==> flow/design.v <==
`timescale 1ns / 1ps
module DilatedCausal1DConv #(
    parameter integer DILATION_FACTOR = 2,
    parameter integer KERNEL_SIZE = 3,
    parameter integer INPUT_CHANNELS = 16,
    parameter integer OUTPUT_CHANNELS = 16
)(
    input clk,
    input reset,
    input wire [INPUT_CHANNELS*8-1:0] x,  
    output reg [OUTPUT_CHANNELS*8-1:0] y,  
    input h_write,
    input [7:0] h_index_channel,
    input [7:0] h_index_filter,
    input [7:0] h_value    
    );
    localparam integer TAPS = DILATION_FACTOR*(KERNEL_SIZE-1) + 1;
    reg signed [7:0] h [0:INPUT_CHANNELS*KERNEL_SIZE-1];        
    reg signed [7:0] x_delay [0:INPUT_CHANNELS*TAPS-1];          
    reg signed [15:0] mul [0:INPUT_CHANNELS*KERNEL_SIZE-1];
    reg signed [15:0] sum [0:OUTPUT_CHANNELS-1];
    integer i,j;
    always @(posedge clk or posedge reset) begin
        if(reset) begin
        for(i = 0; i <= INPUT_CHANNELS-1; i= i+1) begin
            for (j = 0; j <= (DILATION_FACTOR*(KERNEL_SIZE-1)); j = j + 1) begin
                x_delay[i*TAPS+j] <= 8'sh0;
            end           
        end
    end
        else begin
        for(i = 0; i <= INPUT_CHANNELS-1; i= i+1) begin
            for(j=(DILATION_FACTOR*(KERNEL_SIZE-1)); j>0; j=j-1) begin
                x_delay[i*TAPS+j] <= x_delay[i*TAPS+j-1];
            end
            x_delay[i*TAPS] <= x[i*8 +: 8];
        end
    end
end
    always @ (posedge clk or posedge reset) begin  
        if(reset) begin
            for(i = 0; i <= INPUT_CHANNELS-1; i= i+1) begin
                for(j=0; j<KERNEL_SIZE; j=j+1) begin
                    h[i*KERNEL_SIZE+j] <= 8'd1 + j;
                end
            end
        end
        else begin
            for(i = 0; i <= INPUT_CHANNELS-1; i= i+1) begin
                for(j=0; j<KERNEL_SIZE; j=j+1) begin
                    if(h_write == 1 && h_index_channel == i && h_index_filter == j) begin
                        h[i*KERNEL_SIZE+j] <= h_value;
                    end
                end
            end
        end
    end    
always @(*) begin
    for(i = 0; i <= INPUT_CHANNELS-1; i= i+1) begin
        sum[i] = 0;
        for (j = 0; j < KERNEL_SIZE; j = j + 1) begin
            sum[i] = sum[i] + mul[i*KERNEL_SIZE+j];
        end
     end
end
always @(*) begin
    for(i = 0; i <= INPUT_CHANNELS-1; i= i+1) begin
        for(j=0; j< KERNEL_SIZE; j = j + 1) begin
            mul[i*KERNEL_SIZE+j] = x_delay[i*TAPS+DILATION_FACTOR * j] * h[i*KERNEL_SIZE+j];
        end
    end
end
always @(posedge clk or posedge reset) begin
    if (reset) begin
        for(i = 0; i <= OUTPUT_CHANNELS-1; i= i+1) begin
            y[i*8 +: 8] <= 8'sh0;
        end
    end
    else begin
        for(i = 0; i <= OUTPUT_CHANNELS-1; i= i+1) begin
            if(sum[i] >= 127) begin
                y[i*8 +: 8] <= 8'd127;
            end
            else if(sum[i] <=-128) begin
                y[i*8 +: 8] <= -8'd128;
            end
            else begin
                y[i*8 +: 8] <= sum[i][7:0];
            end
        end    
    end
end
endmodule
Subject: tool reports on DilatedCausal1DConv

Hi,

Step by step through the tools: DilatedCausal1DConv
Each step is given for the RTL above and for the edited RTL.
Lines under "orig" count in the file above, lines under "edited" in the edited file.
"diff" is "edited" less "orig", of the values as shown.
Operators carry their Yosys type and port widths (W data, S select, Z words).
Library cell names are shortened.
{"block": "setup", "top": "DilatedCausal1DConv", "clk_port": "clk", "library": "sky130hd", "lib_corner": "tt_025C_1v80"}

Edit of the RTL
Unified diff, file above to edited file.
The edited RTL no longer does the same as the RTL above: the edit was made by script, with no optimisation intended.
begin of diff
@@ -49,5 +49,5 @@
             for(i = 0; i <= INPUT_CHANNELS-1; i= i+1) begin
                 for(j=0; j<KERNEL_SIZE; j=j+1) begin
-                    if(h_write == 1 && h_index_channel == i && h_index_filter == j) begin
+                    if(h_write == 1 && h_index_channel >= i && h_index_filter == j) begin
                         h[i*KERNEL_SIZE+j] <= h_value;
                     end
end of diff

Word-level counts
Yosys after proc, flatten, opt, wreduce and memory -nomap, before mapping. Enables and synchronous resets that opt folds into registers are not counted as muxes. Print and check cells are not counted. Equal cells are merged and count once.
{"block": "bits", "item": "register_bits", "orig": 1152, "edited": 1152, "diff": 0}
{"block": "bits", "item": "inputBits", "orig": 155, "edited": 155, "diff": 0}
{"block": "bits", "item": "out_inout_bits", "orig": 128, "edited": 128, "diff": 0}
{"block": "bits", "item": "elab_cells", "orig": 356, "edited": 356, "diff": 0}
{"block": "op_classes", "item": "n_eq", "orig": 17, "edited": 2, "diff": -15}
{"block": "op_classes", "item": "muxes", "orig": 32, "edited": 32, "diff": 0}
{"block": "op_classes", "item": "reduce_logical", "orig": 66, "edited": 65, "diff": -1}
{"block": "op_classes", "item": "multipliers", "orig": 48, "edited": 48, "diff": 0}
{"block": "op_classes", "item": "n_cmp", "orig": 32, "edited": 48, "diff": 16}
{"block": "op_classes", "item": "add_sub_neg", "orig": 32, "edited": 32, "diff": 0}
{"block": "ops", "cell": "$eq A8 B4 Y1 const B", "orig": 8, "edited": 0, "diff": -8}
{"block": "ops", "cell": "$ge A8 B4 Y1 const B", "orig": 0, "edited": 8, "diff": 8}
{"block": "ops", "cell": "$eq A8 B3 Y1 const B", "orig": 4, "edited": 0, "diff": -4}
{"block": "ops", "cell": "$ge A8 B3 Y1 const B", "orig": 0, "edited": 4, "diff": 4}
{"block": "ops", "cell": "$eq A8 B2 Y1 const B", "orig": 3, "edited": 1, "diff": -2}
{"block": "ops", "cell": "$ge A8 B1 Y1 const B", "orig": 0, "edited": 2, "diff": 2}
{"block": "ops", "cell": "$ge A8 B2 Y1 const B", "orig": 0, "edited": 2, "diff": 2}
{"block": "ops", "cell": "$eq A8 B1 Y1 const B", "orig": 2, "edited": 1, "diff": -1}
{"block": "ops", "cell": "$logic_not A8 Y1", "orig": 2, "edited": 1, "diff": -1}
Operator kinds equal on both sides are left out: 6.

Logic depth
Depth = most cells in a row (Yosys ltp): at word level without a register or memory, in the mapped netlist without a sequential cell, where the memories' decode and read muxes count.
{"block": "logic_depth", "item": "ltp_word", "orig": 6, "edited": 6, "diff": 0}
{"block": "logic_depth", "item": "ABC_AREA", "orig": "0", "edited": "0"}
{"block": "logic_depth", "item": "depth_mapped", "orig": 25, "edited": 26, "diff": 1}
{"block": "logic_depth", "item": "depth_no_buf", "orig": 24, "edited": 24, "diff": 0}

Synthesis result
Source: synth_stat.txt of the flow (Yosys; design flattened, memories mapped). It holds for the ABC_AREA given above (unset counts as 0); a run with the other value may have another netlist.
{"block": "mapped", "item": "mapped_cells", "orig": 15122, "edited": 15106, "diff": -16}
{"block": "mapped", "item": "seqArea_um2", "orig": 28907.7, "edited": 28907.7, "diff": 0.0}
{"block": "mapped", "item": "n_buf", "orig": 115, "edited": 134, "diff": 19}
{"block": "mapped", "item": "synth_area_um2", "orig": 159432.9, "edited": 159140.1, "diff": -292.8}
{"block": "mapped", "item": "ff_cells", "orig": 1152, "edited": 1152, "diff": 0}
{"block": "types", "cell": "mux2_2", "orig": 356, "edited": 268, "diff": -88}
{"block": "types", "cell": "mux2_1", "orig": 0, "edited": 76, "diff": 76}
{"block": "types", "cell": "nand2_1", "orig": 1178, "edited": 1238, "diff": 60}
{"block": "types", "cell": "nor2_1", "orig": 335, "edited": 300, "diff": -35}
{"block": "types", "cell": "o21ai_0", "orig": 128, "edited": 96, "diff": -32}
{"block": "types", "cell": "o21ai_1", "orig": 3, "edited": 34, "diff": 31}
{"block": "types", "cell": "clkbuf_1", "orig": 113, "edited": 128, "diff": 15}
{"block": "types", "cell": "nor3_1", "orig": 72, "edited": 59, "diff": -13}
{"block": "types", "cell": "or2_2", "orig": 16, "edited": 4, "diff": -12}
{"block": "types", "cell": "inv_1", "orig": 4130, "edited": 4141, "diff": 11}
{"block": "types", "cell": "xor2_1", "orig": 95, "edited": 104, "diff": 9}
{"block": "types", "cell": "nand3_1", "orig": 44, "edited": 35, "diff": -9}
{"block": "types", "cell": "a211oi_1", "orig": 23, "edited": 16, "diff": -7}
{"block": "types", "cell": "a211o_1", "orig": 5, "edited": 12, "diff": 7}
{"block": "types", "cell": "a21oi_1", "orig": 123, "edited": 117, "diff": -6}
{"block": "types", "cell": "nor2b_1", "orig": 31, "edited": 25, "diff": -6}
{"block": "types", "cell": "o21bai_1", "orig": 15, "edited": 9, "diff": -6}
{"block": "types", "cell": "o21a_1", "orig": 87, "edited": 82, "diff": -5}
Cell types equal on both sides are left out: 15.
Not every row of either side is listed.

Timing after synthesis
Path of least setup slack by OpenSTA after synthesis, without wires, with an ideal clock, recovery checks aside; 20% of the period is set as input and as output delay. Where synthesis merged equal registers, the netlist keeps one of their names.
{"block": "synth_path", "item": "path_kind", "orig": "reg-to-reg", "edited": "reg-to-reg"}
{"block": "synth_path", "item": "from", "orig": "register h[29][0]", "edited": "register h[45][0]"}
{"block": "synth_path", "item": "to", "orig": "register y[76]", "edited": "register y[120]"}
{"block": "synth_path", "item": "tclk_ns", "orig": 7.0, "edited": 7.0, "diff": 0.0}
{"block": "synth_path", "item": "n_path_buf", "orig": 0, "edited": 0, "diff": 0}
{"block": "synth_path", "item": "setup_ns", "orig": 0.127, "edited": 0.118, "diff": -0.009}
{"block": "synth_path", "item": "path_stages", "orig": 23, "edited": 22, "diff": -1}
{"block": "synth_path", "item": "slack_ns", "orig": 0.246, "edited": 0.323, "diff": 0.077}
{"block": "synth_path", "item": "t_arrival_ns", "orig": 6.627, "edited": 6.559, "diff": -0.068}
{"block": "synth_path", "item": "required_time_ns", "orig": 6.873, "edited": 6.882, "diff": 0.009}
{"block": "synth_path", "item": "path_delay_ns", "orig": 6.754, "edited": 6.677, "diff": -0.077}
{"block": "synth_path", "item": "launch_ns", "orig": 0.000, "edited": 0.000, "diff": 0.000}
{"block": "synth_path", "item": "synth_period_reached_ns", "orig": 6.754, "edited": 6.677, "diff": -0.077}
"path_delay_ns" = arrival - input delay + setup time.
"path_stages": output pins that drive a net of the path, with the launching flip-flop's if there is one; two outputs of one cell count as two.
"synth_period_reached_ns" = period - worst setup slack (recovery checks aside). The figure is calculated, with input and output delays left at 20% of the set period.
Between the ends stands the longest chain of elaborated cells between them, by number of cells; it is not shown to be the way that was timed. Of several equally long chains one is given.
A line is the first line of the expression or statement that the cell stems from. Yosys adds cells for indexed reads and writes and turns some case tables into memories.
At most two assigning lines are given for a register; there are more.
{"block": "synth_via_orig", "cell_sequence": "dfstp_2 -> nand2_1 -> fa_1 -> inv_1 -> fa_1 -> inv_1 -> fa_1 -> fa_1 -> inv_1 -> fa_1 -> fa_1 -> inv_1 -> fa_1 -> inv_1 -> ha_1 -> or4_1 -> o21ai_0 -> o31ai_1 -> a211oi_1 -> nor3_1 -> or4_1 -> and2b_4 -> or2_2", "elab_chain_cells": 5, "cells_between": 6, "cone_lines": 4, "cone_classes": "add/sub (1); mul (1); compare (2); mux (2)"}
{"block": "synth_lines_orig", "item": "start, declared", "line": 18, "rtl": "reg signed [7:0] h [0:INPUT_CHANNELS*KERNEL_SIZE-1];"}
{"block": "synth_lines_orig", "item": "start, assigned", "line": 44, "rtl": "h[i*KERNEL_SIZE+j] <= 8'd1 + j;"}
{"block": "synth_lines_orig", "item": "start, assigned", "line": 52, "rtl": "h[i*KERNEL_SIZE+j] <= h_value;"}
{"block": "synth_lines_orig", "item": "$mul A8 B8 Y16", "line": 69, "rtl": "mul[i*KERNEL_SIZE+j] = x_delay[i*TAPS+DILATION_FACTOR * j] * h[i*KERNEL_SIZE+j];"}
{"block": "synth_lines_orig", "item": "$add A16 B16 Y16", "line": 62, "rtl": "sum[i] = sum[i] + mul[i*KERNEL_SIZE+j];"}
{"block": "synth_lines_orig", "item": "$le A16 B8 Y1", "line": 84, "rtl": "else if(sum[i] <=-128) begin"}
{"block": "synth_lines_orig", "item": "$mux W8", "line": 84}
{"block": "synth_lines_orig", "item": "$mux W8", "line": 81, "rtl": "if(sum[i] >= 127) begin"}
{"block": "synth_lines_orig", "item": "end, assigned", "line": 85, "rtl": "y[i*8 +: 8] <= -8'd128;"}
{"block": "synth_lines_orig", "item": "end, assigned", "line": 88, "rtl": "y[i*8 +: 8] <= sum[i][7:0];"}
{"block": "synth_lines_orig", "item": "end, declared", "line": 11, "rtl": "output reg [OUTPUT_CHANNELS*8-1:0] y,"}
{"block": "synth_via_edited", "cell_sequence": "dfstp_2 -> and2_1 -> fa_1 -> fa_1 -> inv_1 -> fa_1 -> fa_1 -> inv_1 -> fa_1 -> fa_1 -> inv_1 -> fa_1 -> inv_1 -> ha_1 -> nor2b_1 -> o2111ai_1 -> nand3b_1 -> xor2_1 -> or4_1 -> or3_1 -> o41a_1 -> a21o_1", "elab_chain_cells": 6, "cells_between": 7, "cone_lines": 4, "cone_classes": "add/sub (2); mul (1); compare (2); mux (2)"}
{"block": "synth_lines_edited", "item": "start, declared", "line": 18, "rtl": "reg signed [7:0] h [0:INPUT_CHANNELS*KERNEL_SIZE-1];"}
{"block": "synth_lines_edited", "item": "start, assigned", "line": 44, "rtl": "h[i*KERNEL_SIZE+j] <= 8'd1 + j;"}
{"block": "synth_lines_edited", "item": "start, assigned", "line": 52, "rtl": "h[i*KERNEL_SIZE+j] <= h_value;"}
{"block": "synth_lines_edited", "item": "$mul A8 B8 Y16", "line": 69, "rtl": "mul[i*KERNEL_SIZE+j] = x_delay[i*TAPS+DILATION_FACTOR * j] * h[i*KERNEL_SIZE+j];"}
{"block": "synth_lines_edited", "item": "$add A16 B16 Y16 x2", "line": 62, "rtl": "sum[i] = sum[i] + mul[i*KERNEL_SIZE+j];"}
{"block": "synth_lines_edited", "item": "$le A16 B8 Y1", "line": 84, "rtl": "else if(sum[i] <=-128) begin"}
{"block": "synth_lines_edited", "item": "$mux W8", "line": 84}
{"block": "synth_lines_edited", "item": "$mux W8", "line": 81, "rtl": "if(sum[i] >= 127) begin"}
{"block": "synth_lines_edited", "item": "end, assigned", "line": 85, "rtl": "y[i*8 +: 8] <= -8'd128;"}
{"block": "synth_lines_edited", "item": "end, assigned", "line": 88, "rtl": "y[i*8 +: 8] <= sum[i][7:0];"}
{"block": "synth_lines_edited", "item": "end, declared", "line": 11, "rtl": "output reg [OUTPUT_CHANNELS*8-1:0] y,"}

Timing after layout
Path of least setup slack in the final report of each run of set A (OpenROAD, finished layout, wires in). Where an end is a register, its clock arrival counts in the times.
{"block": "layout_path", "item": "path_kind", "orig": "reg-to-reg", "edited": "reg-to-reg"}
{"block": "layout_path", "item": "from", "orig": "register h[27][5]", "edited": "register h[45][4]"}
{"block": "layout_path", "item": "to", "orig": "register y[72]", "edited": "register y[123]"}
{"block": "layout_path", "item": "t_arrival_ns", "orig": 7.64, "edited": 7.64, "diff": 0.00}
{"block": "layout_path", "item": "path_stages", "orig": 23, "edited": 22, "diff": -1}
{"block": "layout_path", "item": "launch_ns", "orig": 0.86, "edited": 0.92, "diff": 0.06}
{"block": "layout_path", "item": "required_time_ns", "orig": 7.70, "edited": 7.76, "diff": 0.06}
{"block": "layout_path", "item": "setup_ns", "orig": 0.11, "edited": 0.11, "diff": 0.00}
{"block": "layout_path", "item": "slack_ns", "orig": 0.07, "edited": 0.12, "diff": 0.05}
{"block": "layout_path", "item": "tclk_ns", "orig": 6.95, "edited": 6.95, "diff": 0.00}
{"block": "layout_path", "item": "n_path_buf", "orig": 1, "edited": 0, "diff": -1}
Between the ends stands the longest chain of elaborated cells between them, by number of cells; it is not shown to be the way that was timed. Of several equally long chains one is given.
At most two assigning lines are given for a register; there are more.
{"block": "layout_via_orig", "cell_sequence": "dfrtp_1 -> and2_1 -> fa_1 -> inv_1 -> fa_1 -> fa_2 -> inv_1 -> fa_1 -> inv_1 -> fa_1 -> fa_2 -> inv_1 -> fa_1 -> ha_1 -> or4_1 -> o21ai_2 -> o31ai_1 -> a211oi_1 -> nor3_1 -> or4_4 -> and2b_4 -> buf_12 -> a21o_1", "elab_chain_cells": 6, "cells_between": 7, "cone_lines": 4, "cone_classes": "add/sub (2); mul (1); compare (2); mux (2)"}
{"block": "layout_lines_orig", "item": "start, declared", "line": 18, "rtl": "reg signed [7:0] h [0:INPUT_CHANNELS*KERNEL_SIZE-1];"}
{"block": "layout_lines_orig", "item": "start, assigned", "line": 44, "rtl": "h[i*KERNEL_SIZE+j] <= 8'd1 + j;"}
{"block": "layout_lines_orig", "item": "start, assigned", "line": 52, "rtl": "h[i*KERNEL_SIZE+j] <= h_value;"}
{"block": "layout_lines_orig", "item": "$mul A8 B8 Y16", "line": 69, "rtl": "mul[i*KERNEL_SIZE+j] = x_delay[i*TAPS+DILATION_FACTOR * j] * h[i*KERNEL_SIZE+j];"}
{"block": "layout_lines_orig", "item": "$add A16 B16 Y16 x2", "line": 62, "rtl": "sum[i] = sum[i] + mul[i*KERNEL_SIZE+j];"}
{"block": "layout_lines_orig", "item": "$le A16 B8 Y1", "line": 84, "rtl": "else if(sum[i] <=-128) begin"}
{"block": "layout_lines_orig", "item": "$mux W8", "line": 84}
{"block": "layout_lines_orig", "item": "$mux W8", "line": 81, "rtl": "if(sum[i] >= 127) begin"}
{"block": "layout_lines_orig", "item": "end, assigned", "line": 85, "rtl": "y[i*8 +: 8] <= -8'd128;"}
{"block": "layout_lines_orig", "item": "end, assigned", "line": 88, "rtl": "y[i*8 +: 8] <= sum[i][7:0];"}
{"block": "layout_lines_orig", "item": "end, declared", "line": 11, "rtl": "output reg [OUTPUT_CHANNELS*8-1:0] y,"}
{"block": "layout_via_edited", "cell_sequence": "dfrtp_1 -> and2_1 -> fa_1 -> inv_2 -> fa_1 -> fa_1 -> inv_1 -> fa_1 -> inv_2 -> fa_1 -> fa_1 -> inv_2 -> fa_1 -> ha_4 -> a21o_1 -> nand2_1 -> nand3b_1 -> xor2_1 -> or4_1 -> or3_1 -> o41a_1 -> a21o_1", "elab_chain_cells": 6, "cells_between": 7, "cone_lines": 4, "cone_classes": "add/sub (2); mul (1); compare (2); mux (2)"}
{"block": "layout_lines_edited", "item": "start, declared", "line": 18, "rtl": "reg signed [7:0] h [0:INPUT_CHANNELS*KERNEL_SIZE-1];"}
{"block": "layout_lines_edited", "item": "start, assigned", "line": 44, "rtl": "h[i*KERNEL_SIZE+j] <= 8'd1 + j;"}
{"block": "layout_lines_edited", "item": "start, assigned", "line": 52, "rtl": "h[i*KERNEL_SIZE+j] <= h_value;"}
{"block": "layout_lines_edited", "item": "$mul A8 B8 Y16", "line": 69, "rtl": "mul[i*KERNEL_SIZE+j] = x_delay[i*TAPS+DILATION_FACTOR * j] * h[i*KERNEL_SIZE+j];"}
{"block": "layout_lines_edited", "item": "$add A16 B16 Y16 x2", "line": 62, "rtl": "sum[i] = sum[i] + mul[i*KERNEL_SIZE+j];"}
{"block": "layout_lines_edited", "item": "$le A16 B8 Y1", "line": 84, "rtl": "else if(sum[i] <=-128) begin"}
{"block": "layout_lines_edited", "item": "$mux W8", "line": 84}
{"block": "layout_lines_edited", "item": "$mux W8", "line": 81, "rtl": "if(sum[i] >= 127) begin"}
{"block": "layout_lines_edited", "item": "end, assigned", "line": 85, "rtl": "y[i*8 +: 8] <= -8'd128;"}
{"block": "layout_lines_edited", "item": "end, assigned", "line": 88, "rtl": "y[i*8 +: 8] <= sum[i][7:0];"}
{"block": "layout_lines_edited", "item": "end, declared", "line": 11, "rtl": "output reg [OUTPUT_CHANNELS*8-1:0] y,"}

Measured runs
Both versions went through the flow (Yosys, OpenROAD) with the same settings in each pair. Constraints: input delay and output delay 20% of the set period each, output load 0.01 pF.
{"block": "flow_settings_set_A", "period_ns": 6.95, "CAP_MARGIN": 20, "CORE_MARGIN": 2, "CORE_UTILIZATION": 40, "SLEW_MARGIN": 20}
{"block": "results_set_A", "item": "period_reached_ns", "orig": 6.884, "edited": 6.828, "diff": -0.056}
{"block": "results_set_A", "item": "total_negative_slack_ns", "orig": 0.000, "edited": 0.000, "diff": 0.000}
{"block": "results_set_A", "item": "hold_ws_ns", "orig": 0.313, "edited": 0.333, "diff": 0.020}
{"block": "results_set_A", "item": "totalPower_mw", "orig": 21.457, "edited": 43.590, "diff": 22.133}
{"block": "results_set_A", "item": "die_um2", "orig": 403651.0, "edited": 402914.0, "diff": -737.0}
{"block": "results_set_A", "item": "post_synth_area_um2", "orig": 159432.9, "edited": 159140.1, "diff": -292.8}
{"block": "results_set_A", "item": "worstSetupSlack_ns", "orig": 0.066, "edited": 0.122, "diff": 0.056}
{"block": "results_set_A", "item": "finalUtil_frac", "orig": 0.455, "edited": 0.454, "diff": -0.001}
{"block": "results_set_A", "item": "stdcell_area_um2", "orig": 180456.0, "edited": 179784.0, "diff": -672.0}
{"block": "flow_settings_set_B", "ABC_AREA": 0, "CAP_MARGIN": 35, "CORE_ASPECT_RATIO": 1.67, "CORE_MARGIN": 4, "CORE_UTILIZATION": 54, "CTS_CLUSTER_DIAMETER": 44, "CTS_CLUSTER_SIZE": 37, "MAX_ROUTING_LAYER": "met5", "PLACE_DENSITY_LB_ADDON": 0.06, "SETUP_SLACK_MARGIN": 1.81, "period_ns": 10.0, "SLEW_MARGIN": 20}
{"block": "results_set_B", "item": "period_reached_ns", "orig": 7.384, "edited": 7.183, "diff": -0.201}
{"block": "results_set_B", "item": "total_negative_slack_ns", "orig": 0.000, "edited": 0.000, "diff": 0.000}
{"block": "results_set_B", "item": "hold_ws_ns", "orig": 0.296, "edited": 0.314, "diff": 0.018}
{"block": "results_set_B", "item": "totalPower_mw", "orig": 15.282, "edited": 29.068, "diff": 13.786}
{"block": "results_set_B", "item": "die_um2", "orig": 304291.0, "edited": 303738.0, "diff": -553.0}
{"block": "results_set_B", "item": "post_synth_area_um2", "orig": 159432.9, "edited": 159140.1, "diff": -292.8}
{"block": "results_set_B", "item": "worstSetupSlack_ns", "orig": 2.616, "edited": 2.817, "diff": 0.201}
{"block": "results_set_B", "item": "finalUtil_frac", "orig": 0.593, "edited": 0.591, "diff": -0.002}
{"block": "results_set_B", "item": "stdcell_area_um2", "orig": 174003.0, "edited": 173246.0, "diff": -757.0}
"period_reached_ns" means the clock period less the worst setup slack. The figure is calculated, with input and output delays left at 20% of the set period.
"totalPower_mw" is the tool's figure for a default switching activity; nothing was simulated.

Regards
